==> flow/design.v <==
module FpCustomAddSub 
# (
	parameter	ManWidth	=	16,
	parameter	ExpWidth	=	6
)
(Rst_i,Clk_i,A_i,B_i,AddSub_i,Nd_i,Result_o,ResultValid_o);	
	function integer Log2;
	input integer value;
		begin
			Log2 = 0;
			while (value > 1) begin
				value   = value >> 1;
				Log2    = Log2 + 1;
			end
		end
	endfunction
	localparam	InOutWidth	=	1+ExpWidth+ManWidth;
	localparam	ExtManWidth	=	ManWidth+1;
	localparam	Stages	=	Log2(InOutWidth);
	input	Rst_i;
	input	Clk_i;
	input	[InOutWidth-1:0]	A_i;
	input	[InOutWidth-1:0]	B_i;
	input	AddSub_i;
	input	Nd_i;
	output	[InOutWidth-1:0]	Result_o;
	output	ResultValid_o;
	wire	signB	=	B_i[InOutWidth-1]^AddSub_i;
	wire	[InOutWidth-2:0]	absA	=	A_i[InOutWidth-2:0];
	wire	[InOutWidth-2:0]	absB	=	B_i[InOutWidth-2:0];
	reg		[InOutWidth-1:0]	muxA;
	reg		[InOutWidth-1:0]	muxB;
	reg	impliedA;
	reg	impliedB;
	reg	[InOutWidth-1:0]	muxAReg;
	reg	[InOutWidth-1:0]	muxBReg;
	reg	[ExpWidth-1:0]		expDiff;
	reg	addSubOrepation;
	wire	[ManWidth:0]	manA	=	{impliedA,	muxAReg[ManWidth-1:0]};
	wire	[ManWidth:0]	manB	=	{impliedB,	muxBReg[ManWidth-1:0]};
	reg	[ManWidth:0]	manANorm;
	reg	[ManWidth:0]	manBNorm;
	reg	addSubOrepationReg;
	reg	[ExtManWidth:0]	manSum;
	wire	[Stages-1:0]	distance;
	wire	[ExtManWidth+1:0]	dataArray	[0:Stages];
	wire	[Stages+1:0]	distanceR	=	{2'b00,distanceR1};
	reg		[ExtManWidth-1:0]	manSumReg;
	wire	[ExtManWidth-1:0]	normCMan	=	manSumReg	<<	distanceR1[Stages-1:0];	 
	reg	[ManWidth-1:0]	manC;
	reg	[ExpWidth-1:0]	expAPipe	[0:4];
	reg	[ExpWidth-1:0]	expC;
	reg	[4:0]	signC;
	reg	[8:0]	valid;
	assign  dataArray [0]	=	manSum;		
	assign	Result_o	=	{signC[4],expC,manC};
	assign	ResultValid_o	=	valid[4];
	always	@(*)	begin
		if	(absA<absB)	begin
			muxA	<=	{signB,absB};
			muxB	<=	{A_i[InOutWidth-1],absA};
		end	else	begin
			muxA	<=	{A_i[InOutWidth-1],absA};
			muxB	<=	{signB,absB};
		end 
	end
	always	@(posedge	Clk_i)	begin
		if	(muxA	[InOutWidth-2 -:ExpWidth]	==	8'h00)	begin	 
			impliedA	<=	1'b0;	 
		end	else	begin
			impliedA	<=	1'b1;	 
		end
		if	(muxB	[InOutWidth-2 -:ExpWidth]	==	8'h00)	begin	 
			impliedB	<=	1'b0;
		end	else	begin
			impliedB	<=	1'b1;
		end
		muxAReg	<=	muxA;
		muxBReg	<=	muxB;
		expDiff	<=	muxA[InOutWidth-2 -:ExpWidth]	-	muxB[InOutWidth-2 -:ExpWidth];	 
		addSubOrepation	<=	muxA[InOutWidth-1]	^	muxB[InOutWidth-1];	 
	end
	always	@(posedge	Clk_i)	begin
		manANorm	<=	manA;
		manBNorm	<=	manB	>>	expDiff;	 
		addSubOrepationReg <= addSubOrepation;
	end
	always	@(posedge	Clk_i)	begin
		if	(Rst_i)	begin
			manSum	<=	{ExtManWidth{1'b0}};
		end	else	if	(!addSubOrepationReg)	begin
			manSum	<=	{1'b0,	manANorm}	+	{1'b0,	manBNorm};
		end	else	begin
			manSum	<=	{1'b0,	manANorm}	-	{1'b0,	manBNorm};
		end
	end
	genvar	i;
	generate	
		for (i=0; i<Stages; i=i+1)	begin: searchMSB
			wire [ExtManWidth+1:0] dataIn;	
			wire [ExtManWidth+1:0] shitedDataOut;
			wire [ExtManWidth+1:0] dataOut;
			assign  dataIn = dataArray[i];
			wire    shiftDesired = ~|(dataIn[ExtManWidth+1:ExtManWidth+1-(1 << (Stages-1-i))]);
			assign  distance[(Stages-1-i)] = shiftDesired;		
			assign  shitedDataOut = dataIn << (1 << (Stages-1-i));	
			assign  dataOut = shiftDesired ? shitedDataOut : dataIn;	
			assign  dataArray[i+1] = dataOut;
		end
		reg	[Stages-1:0]	distanceR1;
		always	@(posedge	Clk_i)	begin
			distanceR1	<=	distance;
		end
	endgenerate	
	always	@(posedge	Clk_i)	begin
		manSumReg	<=	manSum	[ExtManWidth-1 -:ExtManWidth];
	end
	always	@(posedge	Clk_i)	begin
		if	(Rst_i)	begin
			manC	<=	{ManWidth{1'b0}};
		end	else	begin
			manC	<=	normCMan	[ExtManWidth-1 -:ManWidth];	 
		end
	end
	always	@(posedge	Clk_i)	begin	
		expAPipe[0]	<=	muxA[InOutWidth-2 -:ExpWidth];	 
		expAPipe[1]	<=	expAPipe[0];
		expAPipe[2]	<=	expAPipe[1];
		expAPipe[3]	<=	expAPipe[2];
		expAPipe[4]	<=	expAPipe[3];
	end
	always	@(posedge	Clk_i)	begin
		if	(&distanceR1)	begin
			expC	<=	{ExpWidth{1'b0}};
		end	else	begin
			if	(expAPipe[3]	>=	distanceR)	begin
				expC	<=	expAPipe[3]-distanceR+1;			 
			end	else	begin
				expC	<=	{{ExpWidth+1{1'b0}},1'b1};
			end
		end	
	end
	always	@(posedge	Clk_i)	begin
		signC	<=	{signC[3:0],	muxA[InOutWidth-1]};
	end
	always	@(posedge	Clk_i)	begin
		valid	<=	{valid[7:0],Nd_i};
	end	
endmodule
### From RTL to reports: FpCustomAddSub

Tool output for the design above, in the order of the flow.
Lines are those of the file above, counted from 1.
Library cell names are shortened.
The mark n/a stands for no value.

| design | value |
|---|---|
| design top | FpCustomAddSub |
| clock | Clk_i |
| cell library | sky130hd |
| library corner | tt_025C_1v80 |

### Word level

Yosys after proc, flatten, opt, wreduce and memory -nomap, before mapping. Print and check cells are not counted. Equal cells are merged and count once.

| cells by class | value |
|---|---|
| $add $sub $neg | 5 |
| magnitude comparators | 2 |
| shift-type cells | 2 |
| mux-type cells | 9 |
| bitwise operators | 3 |
| reductions and logical operators | 12 |

Operators with widths:

| kind | number |
|---|---|
| two-way mux 19 bit | 3 |
| two-way mux 23 bit | 2 |
| less-than comparator 22 bit | 1 |
| adder 17 x 17 -> 18 bit | 1 |
| subtractor 17 x 17 -> 18 bit | 1 |
| two-way mux 18 bit | 1 |
| << shifter 17 x 4 -> 17 bit | 1 |
| >> shifter 17 x 6 -> 17 bit | 1 |
| zero test 6 bit | 2 |
| OR reduction 8 bit | 1 |
| adder 6 x 2 -> 6 bit (second input constant) | 1 |
| subtractor 6 x 4 -> 6 bit | 1 |
| >= comparator 6 x 4 -> 1 bit | 1 |
| subtractor 6 bit | 1 |
| OR reduction 5 bit | 1 |
| zero test 1 bit | 4 |
| OR reduction 2 bit | 2 |
| AND reduction 4 bit | 1 |
| OR reduction 3 bit | 1 |
| two-way mux 1 bit | 3 |
| XOR 1 bit | 2 |
| NOT 1 bit | 1 |

| bit counts | value |
|---|---|
| register bits after elaboration | 171 |
| bits of input ports | 50 |
| output and inout port bits | 24 |
| elaborated cells | 54 |

### Longest topological paths

Depth = most cells in a row (Yosys ltp): at word level without a register or memory, in the mapped netlist without a sequential cell, where the memories' decode and read muxes count.

| logic depth | value |
|---|---|
| depth in word-level cells | 8 |
| ABC_AREA | 1 |
| depth in mapped cells | 21 |
| depth with buffers taken out | 20 |

### Netlist

Source: synth_stat.txt of the flow (Yosys; design flattened, memories mapped). It holds for the ABC_AREA given above (unset counts as 0); a run with the other value may have another netlist.
Totals and module areas in this step are rounded.

Cells by type:

| cell | number | total area (sq um) |
|---|---|---|
| dfxtp_1 | 171 | 3.42E+03 |
| nand2_1 | 273 | 1.02E+03 |
| ha_1 | 52 | 650.624 |
| o21ai_0 | 111 | 555.533 |
| inv_1 | 117 | 439.171 |
| a21oi_1 | 61 | 305.293 |
| nor2_1 | 71 | 266.506 |
| nand3_1 | 43 | 215.206 |
| xor2_1 | 18 | 157.651 |
| clkbuf_1 | 25 | 93.84 |
| fa_1 | 3 | 60.058 |
| nand4_1 | 9 | 56.304 |
| o31ai_1 | 7 | 52.55 |
| nor3_1 | 9 | 45.043 |
| mux2i_1 | 3 | 30.029 |
| a31oi_1 | 3 | 18.768 |
| or2_2 | 3 | 18.768 |
| nand3_4 | 1 | 17.517 |

Not listed: further types 24, cells in them 34.

| mapped netlist | value |
|---|---|
| standard cells after synthesis | 1,014 |
| cell area after synthesis | 7,674 sq um |
| area of sequential cells | 3,423 sq um |
| flip-flop cells | 171 |
| buffer cells | 29 |

### Worst setup path after synthesis

Path of least setup slack by OpenSTA after synthesis, without wires, with an ideal clock, recovery checks aside; 20% of the period is set as input and as output delay. Where synthesis merged equal registers, the netlist keeps one of their names.

| timing path after synthesis | value |
|---|---|
| kind | input to register |
| from | in B_i[20] |
| to | reg expDiff[4] |
| period | 4.5 ns |
| input delay | 0.900 ns |
| setup time | 0.112 ns |
| time at the first pin | 0.900 ns |
| arrival time | 2.753 ns |
| data required time | 4.388 ns |
| setup slack | 1.634 ns |
| delay of the path | 1.965 ns |
| driving pins on the path | 19 |
| buffers on the path | 1 |
| synthesis period reached | 2.866 ns |

"delay of the path" = arrival - input delay + setup time.
"driving pins on the path": output pins that drive a net of the path, with the launching flip-flop's if there is one; two outputs of one cell count as two.
"synthesis period reached" is the clock period less the worst setup slack; recovery checks do not enter. This is arithmetic on one report: input and output delays are still those of the set period (20% each).
The rows between start and end are the longest chain of elaborated cells between them; the timing report does not say that the signal goes this way. Where chains are equally long, one stands for them.
Each line given opens the expression or statement behind the cell; cells for indexed reads and writes are added by Yosys, which also makes memories of some case tables.

| between the ends, after synthesis | value |
|---|---|
| path through | inv_1 ha_1 nand2_1 nor2_2 nand2_1 nor2_1 nand2_2 nand3_4 buf_6 nand2_1 o21ai_1 nand2_1 ha_1 inv_1 nand2_1 nand3_1 nand2_1 nand2_1 nand2_1 |
| cells in the longest elaborated chain | 3 |
| elaborated cells on any way between the ends | 4 |
| RTL lines with such cells | 2 |
| classes of those cells | add/sub: 1; compare: 1; mux: 2 |

Ends and longest elaborated chain, after synthesis:

| element | RTL line | RTL |
|---|---|---|
| start, declared | 23 | `input [InOutWidth-1:0] B_i;` |
| less-than comparator 22 bit | 59 | `if (absA<absB) begin` |
| two-way mux 23 bit | 59 |  |
| subtractor 6 bit | 80 | `expDiff <= muxA[InOutWidth-2 -:ExpWidth] - muxB[InOutWidth-2 -:ExpWidth];` |
| end, assigned | 80 |  |
| end, declared | 37 | `reg [ExpWidth-1:0] expDiff;` |

### Path in the finished layout

From the final timing report of run A: the path of least setup slack in the routed layout; clock arrival at registers is part of the times.

| timing path after layout | value |
|---|---|
| kind | input to register |
| from | in B_i[19] |
| to | reg expDiff[4] |
| period | 3.89 ns |
| input delay | 0.78 ns |
| setup time | 0.10 ns |
| time at the first pin | 0.78 ns |
| arrival time | 3.44 ns |
| data required time | 4.22 ns |
| setup slack | 0.77 ns |
| driving pins on the path | 20 |
| buffers on the path | 2 |

The rows between start and end are the longest chain of elaborated cells between them; the timing report does not say that the signal goes this way. Where chains are equally long, one stands for them.

| between the ends, after layout | value |
|---|---|
| path through | clkdlybuf4s50_1 inv_1 ha_1 nand2_1 nor2_2 nand2_1 nor2_1 nand2_2 nand3_4 buf_6 nand2_1 o21ai_2 nand2_1 ha_1 inv_1 nand2_1 nand3_1 nand2_1 nand2_1 nand2_1 |
| cells in the longest elaborated chain | 3 |
| elaborated cells on any way between the ends | 4 |
| RTL lines with such cells | 2 |
| classes of those cells | add/sub: 1; compare: 1; mux: 2 |

Ends and longest elaborated chain, after layout:

| element | RTL line | RTL |
|---|---|---|
| start, declared | 23 | `input [InOutWidth-1:0] B_i;` |
| less-than comparator 22 bit | 59 | `if (absA<absB) begin` |
| two-way mux 23 bit | 59 |  |
| subtractor 6 bit | 80 | `expDiff <= muxA[InOutWidth-2 -:ExpWidth] - muxB[InOutWidth-2 -:ExpWidth];` |
| end, assigned | 80 |  |
| end, declared | 37 | `reg [ExpWidth-1:0] expDiff;` |

Record of 2 stored runs of the RTL-to-layout flow on FpCustomAddSub, platform sky130hd. The runs are unordered. Constraints: input delay and output delay 20% of the set period each, output load 0.01 pF.
"achieved period" = clock period - worst setup slack. The figure is calculated, with input and output delays left at 20% of the set period.
"critical setup path time" means the part of the period allowed to the worst setup path (the constraints hold back 20% at inputs and 20% at outputs) less its slack; where the path has registers, the arrival times of their clocks count too.
"total power of the final layout": no workload was simulated; the value follows from the tool's default switching activity.
Measured values are rounded.

#### Run A

| setting | value |
|---|---|
| ABC_AREA | `1` |
| CORE_MARGIN | `4` |
| CTS_CLUSTER_DIAMETER | `119` |
| CTS_CLUSTER_SIZE | `78` |
| GPL_TIMING_DRIVEN | `0` |
| HOLD_SLACK_MARGIN | `0.27` |
| MIN_ROUTING_LAYER | `met1` |
| TNS_END_PERCENT | `75` |
| period_ns | `3.89` |
| CAP_MARGIN | `20` |
| CORE_UTILIZATION | `40` |
| SLEW_MARGIN | `20` |

| result | value |
|---|---|
| smallest setup slack | 0.773 ns |
| achieved period | 3.117 ns |
| post-route utilization | 49.4% |
| die size | 21,460 sq um |
| critical setup path time | 2.34 ns |
| type of the worst setup path | input to register |
| total power of the final layout | 6,869 µW |
| mapped cell area after synthesis | 7,674 sq um |

#### Run B

| setting | value |
|---|---|
| CORE_UTILIZATION | `32` |
| period_ns | `3.87` |
| CAP_MARGIN | `20` |
| CORE_MARGIN | `2` |
| SLEW_MARGIN | `20` |

| result | value |
|---|---|
| smallest setup slack | 0.395 ns |
| achieved period | 3.475 ns |
| post-route utilization | 40.3% |
| die size | 25,220 sq um |
| critical setup path time | 3.47 ns |
| type of the worst setup path | register to register |
| total power of the final layout | 6,931 µW |
| mapped cell area after synthesis | 7,670 sq um |
